==> flow/design.v <==
module cpu #(  
	parameter ADDR_W = 12,
	parameter INST_W = 32,
	parameter DATA_W = 11
)(
    input                   i_clk,
    input                   i_rst_n,
    input                   i_i_valid_inst,  
    input  [ INST_W-1 : 0 ] i_i_inst,        
    input                   i_d_valid_data,  
    input  [ DATA_W-1 : 0 ] i_d_data,        
    output                  o_i_valid_addr,  
    output [ ADDR_W-1 : 0 ] o_i_addr,        
    output [ DATA_W-1 : 0 ] o_d_w_data,      
    output [ ADDR_W-1 : 0 ] o_d_w_addr,      
    output [ ADDR_W-1 : 0 ] o_d_r_addr,      
    output                  o_d_MemRead,     
    output                  o_d_MemWrite,    
    output                  o_finish
);
localparam ALU_ADD = 3'd0, ALU_SUB = 3'd1, ALU_XOR = 3'd2, ALU_OR = 3'd3,
           ALU_AND = 3'd4, ALU_SLL = 3'd5, ALU_SRL = 3'd6;
integer i;
reg  [ADDR_W-1:0] pc_r;
reg               o_i_valid_addr_r;
reg               branch_r;           
reg               stall_r;            
reg  [INST_W-1:0] hold_inst_r;
reg               done_r, done2_r, o_finish_r;
reg               rd_write_id_r, mem_read_id_r, mem_write_id_r, alu_src_id_r;
reg  [2:0]        alu_ctr_r;
reg  [4:0]        rs1_id_r, rs2_id_r, rd_id_r;
reg  [DATA_W-1:0] rs1_value_r, rs2_value_r;
reg  [ADDR_W-1:0] imm_r;
reg               rd_write_ex_r, mem_read_ex_r;
reg  [4:0]        rd_ex_r;
reg  [DATA_W-1:0] alu_out_r;
reg  [ADDR_W-1:0] o_d_addr_r;
reg  [DATA_W-1:0] o_d_data_r;
reg               o_d_MemRead_r, o_d_MemWrite_r;
reg               rd_write_mem_r, mem_read_mem_r;
reg  [4:0]        rd_mem_r;
reg  [DATA_W-1:0] alu_out_mem_r;
reg  [DATA_W-1:0] reg_file_r [1:31];
assign o_i_valid_addr = o_i_valid_addr_r;
assign o_i_addr       = pc_r;
assign o_d_w_addr     = o_d_addr_r;
assign o_d_r_addr     = o_d_addr_r;
assign o_d_w_data     = o_d_data_r;
assign o_d_MemRead    = o_d_MemRead_r;
assign o_d_MemWrite   = o_d_MemWrite_r;
assign o_finish       = o_finish_r;
wire [DATA_W-1:0] write_back_data = mem_read_mem_r ? i_d_data : alu_out_mem_r;
wire [INST_W-1:0] inst     = stall_r ? hold_inst_r : i_i_inst;
wire              id_valid = (stall_r | (i_i_valid_inst & ~branch_r)) & ~done_r;
wire [6:0] opcode = inst[6:0];
wire [4:0] rd     = inst[11:7];
wire [2:0] func_3 = inst[14:12];
wire [4:0] rs1    = inst[19:15];
wire [4:0] rs2    = inst[24:20];
wire [6:0] func_7 = inst[31:25];
wire [ADDR_W-1:0] imm_i = inst[31:20];
wire [ADDR_W-1:0] imm_s = {inst[31:25], inst[11:7]};
wire [ADDR_W-1:0] bta   = {inst[7], inst[30:25], inst[11:8], 1'b0};
wire op_ld  = (opcode == 7'b0000011);
wire op_sd  = (opcode == 7'b0100011);
wire op_br  = (opcode == 7'b1100011) && (func_3[2:1] == 2'b00);
wire op_imm = (opcode == 7'b0010011) && (func_3 != 3'b010) && (func_3 != 3'b011);
wire op_r   = (opcode == 7'b0110011) &&
              ((func_7 == 7'b0100000) ||
               ((func_7 == 7'b0000000) && (func_3 != 3'b001) && (func_3 != 3'b010) &&
                (func_3 != 3'b011) && (func_3 != 3'b101)));
wire op_eof = &inst;
wire use_rs1 = op_ld | op_sd | op_br | op_imm | op_r;
wire use_rs2 = op_sd | op_br | op_r;
wire wr_rd   = (op_ld | op_imm | op_r) && (rd != 5'd0);
reg [2:0] alu_ctr_w;
always @(*) begin
    alu_ctr_w = ALU_ADD;
    if (op_r && func_7[5]) alu_ctr_w = ALU_SUB;
    else if (op_r || op_imm) begin
        case (func_3)
            3'b100:  alu_ctr_w = ALU_XOR;
            3'b110:  alu_ctr_w = ALU_OR;
            3'b111:  alu_ctr_w = ALU_AND;
            3'b001:  alu_ctr_w = ALU_SLL;
            3'b101:  alu_ctr_w = ALU_SRL;
            default: alu_ctr_w = ALU_ADD;
        endcase
    end
end
reg [DATA_W-1:0] rs1_value, rs2_value;
always @(*) begin
    if (rs1 == 5'd0)                               rs1_value = 0;
    else if (rd_write_ex_r && !mem_read_ex_r && rd_ex_r == rs1) rs1_value = alu_out_r;
    else if (rd_write_mem_r && rd_mem_r == rs1)    rs1_value = write_back_data;
    else                                           rs1_value = reg_file_r[rs1];
    if (rs2 == 5'd0)                               rs2_value = 0;
    else if (rd_write_ex_r && !mem_read_ex_r && rd_ex_r == rs2) rs2_value = alu_out_r;
    else if (rd_write_mem_r && rd_mem_r == rs2)    rs2_value = write_back_data;
    else                                           rs2_value = reg_file_r[rs2];
end
wire hit_id1  = use_rs1 && (rs1 != 5'd0) && (rs1 == rd_id_r);
wire hit_id2  = use_rs2 && (rs2 != 5'd0) && (rs2 == rd_id_r);
wire hit_ex1  = use_rs1 && (rs1 != 5'd0) && (rs1 == rd_ex_r);
wire hit_ex2  = use_rs2 && (rs2 != 5'd0) && (rs2 == rd_ex_r);
wire stall_w  = id_valid && (
                  (rd_write_id_r && mem_read_id_r && (hit_id1 || hit_id2)) ||       
                  (op_br && rd_write_id_r && (hit_id1 || hit_id2)) ||               
                  (op_br && rd_write_ex_r && mem_read_ex_r && (hit_ex1 || hit_ex2)));  
wire issue    = id_valid && !stall_w;
wire br_taken = issue && op_br && ((rs1_value == rs2_value) ^ func_3[0]);
wire [ADDR_W-1:0] id_pc = pc_r - 4;
reg [DATA_W-1:0] alu_in_1, alu_in_2;
always @(*) begin
    if (rd_write_ex_r && rd_ex_r == rs1_id_r)         alu_in_1 = alu_out_r;
    else if (rd_write_mem_r && rd_mem_r == rs1_id_r)  alu_in_1 = write_back_data;
    else                                              alu_in_1 = rs1_value_r;
    if (rd_write_ex_r && rd_ex_r == rs2_id_r)         alu_in_2 = alu_out_r;
    else if (rd_write_mem_r && rd_mem_r == rs2_id_r)  alu_in_2 = write_back_data;
    else                                              alu_in_2 = rs2_value_r;
end
wire [ADDR_W-1:0] opb  = alu_src_id_r ? imm_r : {alu_in_2[DATA_W-1], alu_in_2};
wire [ADDR_W-1:0] sum  = {alu_in_1[DATA_W-1], alu_in_1} + opb;
reg  [DATA_W-1:0] alu_out_w;
always @(*) begin
    case (alu_ctr_r)
        ALU_SUB: alu_out_w = alu_in_1 - alu_in_2;
        ALU_XOR: alu_out_w = alu_in_1 ^ opb[DATA_W-1:0];
        ALU_OR:  alu_out_w = alu_in_1 | opb[DATA_W-1:0];
        ALU_AND: alu_out_w = alu_in_1 & opb[DATA_W-1:0];
        ALU_SLL: alu_out_w = alu_in_1 << opb[4:0];
        ALU_SRL: alu_out_w = alu_in_1 >> opb[4:0];
        default: alu_out_w = sum[DATA_W-1:0];
    endcase
end
always @(posedge i_clk or negedge i_rst_n) begin
    if (~i_rst_n) begin
        pc_r             <= 0;
        o_i_valid_addr_r <= 0;
        branch_r         <= 0;
        stall_r          <= 0;
        hold_inst_r      <= 0;
        done_r           <= 0;
        done2_r          <= 0;
        o_finish_r       <= 0;
        rd_write_id_r    <= 0;
        mem_read_id_r    <= 0;
        mem_write_id_r   <= 0;
        alu_src_id_r     <= 0;
        alu_ctr_r        <= 0;
        rs1_id_r         <= 0;
        rs2_id_r         <= 0;
        rd_id_r          <= 0;
        rs1_value_r      <= 0;
        rs2_value_r      <= 0;
        imm_r            <= 0;
        rd_write_ex_r    <= 0;
        mem_read_ex_r    <= 0;
        rd_ex_r          <= 0;
        alu_out_r        <= 0;
        o_d_addr_r       <= 0;
        o_d_data_r       <= 0;
        o_d_MemRead_r    <= 0;
        o_d_MemWrite_r   <= 0;
        rd_write_mem_r   <= 0;
        mem_read_mem_r   <= 0;
        rd_mem_r         <= 0;
        alu_out_mem_r    <= 0;
        for (i = 1; i < 32; i = i + 1)
            reg_file_r[i] <= 0;
    end else begin
        o_i_valid_addr_r <= 1'b1;
        if (br_taken)
            pc_r <= id_pc + bta;
        else if (o_i_valid_addr_r && !stall_w)
            pc_r <= pc_r + 4;
        branch_r    <= br_taken;
        stall_r     <= stall_w;
        hold_inst_r <= inst;
        if (issue && op_eof) done_r <= 1'b1;
        done2_r    <= done_r;
        o_finish_r <= done2_r;
        rd_write_id_r  <= issue && wr_rd;
        mem_read_id_r  <= issue && op_ld;
        mem_write_id_r <= issue && op_sd;
        alu_src_id_r   <= !op_r;
        alu_ctr_r      <= alu_ctr_w;
        rs1_id_r       <= use_rs1 ? rs1 : 5'd0;
        rs2_id_r       <= use_rs2 ? rs2 : 5'd0;
        rd_id_r        <= wr_rd ? rd : 5'd0;
        rs1_value_r    <= rs1_value;
        rs2_value_r    <= rs2_value;
        imm_r          <= op_sd ? imm_s : imm_i;
        rd_write_ex_r  <= rd_write_id_r;
        mem_read_ex_r  <= mem_read_id_r;
        rd_ex_r        <= rd_id_r;
        alu_out_r      <= alu_out_w;
        o_d_addr_r     <= sum;
        o_d_data_r     <= alu_in_2;
        o_d_MemRead_r  <= mem_read_id_r;
        o_d_MemWrite_r <= mem_write_id_r;
        rd_write_mem_r <= rd_write_ex_r;
        mem_read_mem_r <= mem_read_ex_r;
        rd_mem_r       <= rd_ex_r;
        alu_out_mem_r  <= alu_out_r;
        if (rd_write_mem_r)
            reg_file_r[rd_mem_r] <= write_back_data;
    end
end
endmodule
== Tool chain data of cpu ==
The steps from the RTL of cpu to its reports follow in flow order.
Lines are those of the file above, counted from 1.
Operators carry their Yosys type and port widths (W data, S select, Z words).
Cell names lack the library's common part.
Not given: n/a

* Top module: cpu
* Clock port: i_clk
* Library: sky130hd
* Library corner: tt_025C_1v80

== Word-level counts ==
Counts by Yosys on the flattened word-level netlist (proc, flatten, opt, wreduce). Print and check cells are left out.

* Add/sub/neg operators: 5
* Multiplexer cells: 25
* Bitwise operators: 17
* Shift operators: 2
* Reductions and logical operators: 90
* Equality and inequality tests: 127

{| class="wikitable"
|+ Operators with widths
! operator !! number
|-
| $pmux W11 S31 || 2
|-
| $eq A5 B5 Y1 const B || 48
|-
| $mux W11 || 11
|-
| $eq A5 B4 Y1 const B || 24
|-
| $pmux W11 S6 || 1
|-
| $reduce_and A2 Y1 || 31
|-
| $eq A5 B3 Y1 const B || 12
|-
| $eq A5 B5 Y1 || 12
|-
| $logic_and A1 B1 Y1 || 41
|-
| $mux W12 || 3
|-
| $reduce_and A32 Y1 || 1
|-
| $mux W32 || 1
|-
| $eq A5 B2 Y1 const B || 6
|-
| $add A12 B12 Y12 || 2
|-
| $eq A3 B3 Y1 const B || 7
|-
| $eq A7 B6 Y1 const B || 3
|-
| $mux W5 || 4
|-
| $eq A5 B1 Y1 const B || 3
|-
| $reduce_bool A5 Y1 || 3
|-
| $pmux W3 S5 || 1
|-
| $add A12 B3 Y12 const B || 1
|-
| $sub A12 B3 Y12 const B || 1
|-
| $sub A11 B11 Y11 || 1
|-
| $eq A11 B11 Y1 || 1
|-
| $and A11 B11 Y11 || 1
|-
| $or A11 B11 Y11 || 1
|-
| $xor A11 B11 Y11 || 1
|-
| $shl A11 B5 Y11 || 1
|}

Other operator kinds: 20; their cells: 42.

* Cells after elaboration: 327
* Bits in registers: 507
* Output and inout port bits: 51
* Bits of input ports: 47

== Logic depth ==
Longest topological path by Yosys (ltp), each cell counted once; first at word level (registers and memories cut), then after technology mapping (sequential cells cut; the memories' decode and read muxes count).

* Depth after elaboration: 21
* ABC_AREA: 1
* Depth in mapped cells: 30
* Depth with buffers taken out: 28

== After synthesis ==
Source: synth_stat.txt of the flow (Yosys; design flattened, memories mapped). It holds for the ABC_AREA given above (unset counts as 0); a run with the other value may have another netlist.
The area totals of this step are shown rounded.

{| class="wikitable"
|+ Cell types
! type !! number !! total area (um2)
|-
| dfrtp_1 || 502 || 1.26E+04
|-
| nand2_1 || 1507 || 5.66E+03
|-
| nand3_1 || 461 || 2.31E+03
|-
| o21ai_0 || 451 || 2.26E+03
|-
| nor2_1 || 444 || 1.67E+03
|-
| inv_1 || 249 || 934.646
|-
| ha_1 || 53 || 663.136
|-
| clkbuf_1 || 118 || 442.925
|-
| xor2_1 || 38 || 332.819
|-
| buf_4 || 44 || 330.317
|-
| a21oi_1 || 62 || 310.298
|-
| buf_2 || 60 || 300.288
|-
| nor2_2 || 37 || 231.472
|-
| nand2_2 || 27 || 168.912
|-
| nand2_4 || 15 || 168.912
|-
| nor2_4 || 14 || 157.651
|-
| o211ai_1 || 15 || 112.608
|-
| nand4_1 || 17 || 106.352
|}

Not listed: further types 35, cells in them 185.

* Cells in the netlist: 4299
* Buffer cells: 238
* Sequential part of the area: 12600 um2
* Flip-flop cells: 502
* Chip area (Yosys): 30000 um2

== Timing after synthesis ==
Source: OpenSTA report_checks on the synthesized netlist (no wires, ideal clock, input and output delay 20% of the period each), path of least setup slack; recovery checks are left aside. Register names are those of the netlist, which keeps one name where synthesis merged equal registers.

* Kind: input port to flip-flop
* Start point: input port i_d_data[3]
* End point: register alu_out_r[10]
* Time at the first pin: 2.000 ns
* Path buffers: 0
* Data arrival time: 4.905 ns
* External input delay: 2.000 ns
* Delay of the path: 2.982 ns
* Setup time: 0.077 ns
* Slack: 5.018 ns
* Data required time: 9.923 ns
* Period: 10.0 ns
* Driving pins on the path: 22
* Period reached after synthesis: 4.982 ns

"delay of the path" is the arrival time less input delay plus setup time.
"driving pins on the path": output pins that drive a net of the path, with the launching flip-flop's if there is one; two outputs of one cell count as two.
"period reached after synthesis" = period - worst setup slack (recovery checks aside). The figure is calculated, with input and output delays left at 20% of the set period.
The rows between start and end are the longest chain of elaborated cells between them; the timing report does not say that the signal goes this way. Where chains are equally long, one stands for them.
A line is the first line of the expression or statement that the cell stems from. Yosys adds cells for indexed reads and writes and turns some case tables into memories.

* Cells stage by stage: inv_1 nand2_1 o21ai_1 o21ai_0 nand2_1 o21a_1 nand2_1 o21ai_1 inv_1 ha_1 a21oi_1 inv_1 a31oi_1 o21ai_0 a21oi_1 inv_1 a21oi_1 o21ai_0 a21oi_1 xor2_1 nor2_1 a21oi_1
* Length of the longest elaborated chain: 6
* Elaborated cells on any way between the ends: 11
* Source lines of those cells: 11
* Classes of those cells: 2 x add/sub; 2 x shift; 7 x mux

{| class="wikitable"
|+ Ends and longest elaborated chain, post-synthesis
! item !! line !! source
|-
| from (decl) || 11 || <nowiki>input  [ DATA_W-1 : 0 ] i_d_data,</nowiki>
|-
| $mux W11 || 53 || <nowiki>wire [DATA_W-1:0] write_back_data = mem_read_mem_r ? i_d_data : alu_out_mem_r;</nowiki>
|-
| $mux W11 || 120 || <nowiki>else if (rd_write_mem_r && rd_mem_r == rs2_id_r)  alu_in_2 = write_back_data;</nowiki>
|-
| $mux W11 || 119 || <nowiki>if (rd_write_ex_r && rd_ex_r == rs2_id_r)         alu_in_2 = alu_out_r;</nowiki>
|-
| $mux W12 || 123 || <nowiki>wire [ADDR_W-1:0] opb  = alu_src_id_r ? imm_r : {alu_in_2[DATA_W-1], alu_in_2};</nowiki>
|-
| $add A12 B12 Y12 || 124 || <nowiki>wire [ADDR_W-1:0] sum  = {alu_in_1[DATA_W-1], alu_in_1} + opb;</nowiki>
|-
| $pmux W11 S6 || 127 || <nowiki>case (alu_ctr_r)</nowiki>
|-
| to (assign) || 161 || <nowiki>alu_out_r        <= 0;</nowiki>
|-
| to (assign) || 198 || <nowiki>alu_out_r      <= alu_out_w;</nowiki>
|-
| to (decl) || 37 || <nowiki>reg  [DATA_W-1:0] alu_out_r;</nowiki>
|}

Some nets on the timed path still bear RTL names; the line given drives or declares the net.

{| class="wikitable"
|+ Named nets, post-synthesis
! signal !! line
|-
| sum[10] || 124
|}

== Worst path after layout ==
Path of least setup slack in the final report of stored run 1 (OpenROAD, finished layout, wires in). Where an end is a register, its clock arrival counts in the times.

* Kind: input port to flip-flop
* Start point: input port i_i_inst[22]
* End point: register pc_r[4]
* Data arrival time: 6.69 ns
* Driving pins on the path: 28
* Data required time: 8.59 ns
* External input delay: 1.61 ns
* Period: 8.07 ns
* Setup time: 0.10 ns
* Slack: 1.90 ns
* Path buffers: 3
* Time at the first pin: 1.61 ns

The rows between start and end are the longest chain of elaborated cells between them; the timing report does not say that the signal goes this way. Where chains are equally long, one stands for them.
A register here has more assigning lines than the two given.

* Cells stage by stage: clkdlybuf4s50_1 inv_1 nand2_1 nand2_2 nand2_2 nor2_4 nand2_1 buf_2 nand2_1 nor2_1 nand2_1 nor2_1 nand2_1 nand2_1 nand2_1 nand2_1 nor2_1 nor2_1 nand2_1 nor2_1 nand2_1 nand2_1 nand3_2 inv_2 buf_4 nand2_1 nand2_1 inv_1
* Length of the longest elaborated chain: 14
* Elaborated cells on any way between the ends: 65
* Classes of those cells: 36 x eq/ne; 7 x mux; 1 x logic; 21 x reduce/logical

{| class="wikitable"
|+ Ends and longest elaborated chain, post-layout
! item !! line !! source
|-
| from (decl) || 9 || <nowiki>input  [ INST_W-1 : 0 ] i_i_inst,</nowiki>
|-
| $mux W32 || 54 || <nowiki>wire [INST_W-1:0] inst     = stall_r ? hold_inst_r : i_i_inst;</nowiki>
|-
| $reduce_bool A5 Y1 || 104 || <nowiki>wire hit_id2  = use_rs2 && (rs2 != 5'd0) && (rs2 == rd_id_r);</nowiki>
|-
| $logic_and A1 B1 Y1 x2 || 104 ||
|-
| $logic_or A1 B1 Y1 || 108 || <nowiki>(rd_write_id_r && mem_read_id_r && (hit_id1 || hit_id2)) ||</nowiki>
|-
| $logic_and A1 B1 Y1 || 108 ||
|-
| $logic_or A1 B1 Y1 x2 || 108 ||
|-
| $logic_and A1 B1 Y1 || 107 || <nowiki>wire stall_w  = id_valid && (</nowiki>
|-
| $logic_not A1 Y1 || 111 || <nowiki>wire issue    = id_valid && !stall_w;</nowiki>
|-
| $logic_and A1 B1 Y1 || 111 ||
|-
| $logic_and A1 B1 Y1 x2 || 112 || <nowiki>wire br_taken = issue && op_br && ((rs1_value == rs2_value) ^ func_3[0]);</nowiki>
|-
| $mux W12 || 174 || <nowiki>if (br_taken)</nowiki>
|-
| to (assign) || 175 || <nowiki>pc_r <= id_pc + bta;</nowiki>
|-
| to (assign) || 177 || <nowiki>pc_r <= pc_r + 4;</nowiki>
|-
| to (decl) || 24 || <nowiki>reg  [ADDR_W-1:0] pc_r;</nowiki>
|}

Some nets on the timed path still bear RTL names; the line given drives or declares the net.

{| class="wikitable"
|+ Named nets, post-layout
! signal !! line
|-
| br_taken || 112
|}

Hand-over note for cpu

Stored flow runs of cpu (4 of them; Yosys, OpenROAD, sky130hd). They differ in their settings and are not a sequence. Constraints: input delay and output delay 20% of the set period each, output load 0.01 pF.
By "worst setup path time" is meant the share of the clock period that the worst setup path is allowed (20% is reserved at inputs, 20% at outputs), minus its slack. Clock arrival times at its registers enter into it.
"total power of the final layout": no workload was simulated; the value follows from the tool's default switching activity.
Results are given in rounded form.

=== Stored run 1 ===
{| class="wikitable"
! Setting !! Value
|-
| ABC_AREA || 1
|-
| CORE_UTILIZATION || 28
|-
| GPL_ROUTABILITY_DRIVEN || 0
|-
| GPL_TIMING_DRIVEN || 0
|-
| MAX_ROUTING_LAYER || met5
|-
| SLEW_MARGIN || 15
|-
| period_ns || 8.07
|-
| CAP_MARGIN || 20
|-
| CORE_MARGIN || 2
|-
! Result !! Value
|-
| Die size || 110000 um2
|-
| Utilization after routing || 0.327
|-
| Setup slack of the worst path || 1.90 ns
|-
| Total power of the final layout || 7890 uW
|-
| Netlist area reported by Yosys || 30000 um2
|-
| Total negative slack on setup checks || 0.000 ns
|-
| Worst setup path time || 4.55 ns
|-
| Worst path kind || input port to flip-flop
|}

=== Stored run 2 ===
{| class="wikitable"
! Setting !! Value
|-
| ABC_AREA || 1
|-
| CELL_PAD_IN_SITES_GLOBAL_PLACEMENT || 3
|-
| CORE_ASPECT_RATIO || 0.56
|-
| CORE_UTILIZATION || 36
|-
| PLACE_DENSITY || 0.48
|-
| SETUP_SLACK_MARGIN || 1.51
|-
| TNS_END_PERCENT || 35
|-
| period_ns || 7.68
|-
| CAP_MARGIN || 20
|-
| CORE_MARGIN || 2
|-
| SLEW_MARGIN || 20
|-
! Result !! Value
|-
| Netlist area reported by Yosys || 30000 um2
|-
| Setup slack of the worst path || 1.99 ns
|-
| Total power of the final layout || 8130 uW
|-
| Total negative slack on setup checks || 0.000 ns
|-
| Worst setup path time || 4.15 ns
|-
| Worst path kind || input port to flip-flop
|-
| Utilization after routing || 0.413
|-
| Die size || 85800 um2
|}

=== Stored run 3 ===
{| class="wikitable"
! Setting !! Value
|-
| CORE_UTILIZATION || 40
|-
| period_ns || 4.31
|-
| CAP_MARGIN || 20
|-
| CORE_MARGIN || 2
|-
| SLEW_MARGIN || 20
|-
! Result !! Value
|-
| Setup slack of the worst path || -0.308 ns
|-
| Total negative slack on setup checks || -2.58 ns
|-
| Utilization after routing || 0.552
|-
| Netlist area reported by Yosys || 28600 um2
|-
| Worst setup path time || 4.62 ns
|-
| Worst path kind || flip-flop to flip-flop
|-
| Die size || 73800 um2
|-
| Total power of the final layout || 15200 uW
|}

=== Stored run 4 ===
{| class="wikitable"
! Setting !! Value
|-
| CAP_MARGIN || 20
|-
| CORE_UTILIZATION || 48
|-
| CTS_CLUSTER_DIAMETER || 203
|-
| GPL_TIMING_DRIVEN || 0
|-
| HOLD_SLACK_MARGIN || 0.15
|-
| MAX_ROUTING_LAYER || met5
|-
| PLACE_DENSITY_LB_ADDON || 0.13
|-
| SETUP_SLACK_MARGIN || 0.38
|-
| SLEW_MARGIN || 10
|-
| period_ns || 11.9
|-
| CORE_MARGIN || 2
|-
! Result !! Value
|-
| Netlist area reported by Yosys || 28600 um2
|-
| Utilization after routing || 0.572
|-
| Total negative slack on setup checks || 0.000 ns
|-
| Total power of the final layout || 5470 uW
|-
| Die size || 61600 um2
|-
| Worst setup path time || 6.26 ns
|-
| Worst path kind || input port to flip-flop
|-
| Setup slack of the worst path || 3.26 ns
|}

End of note.
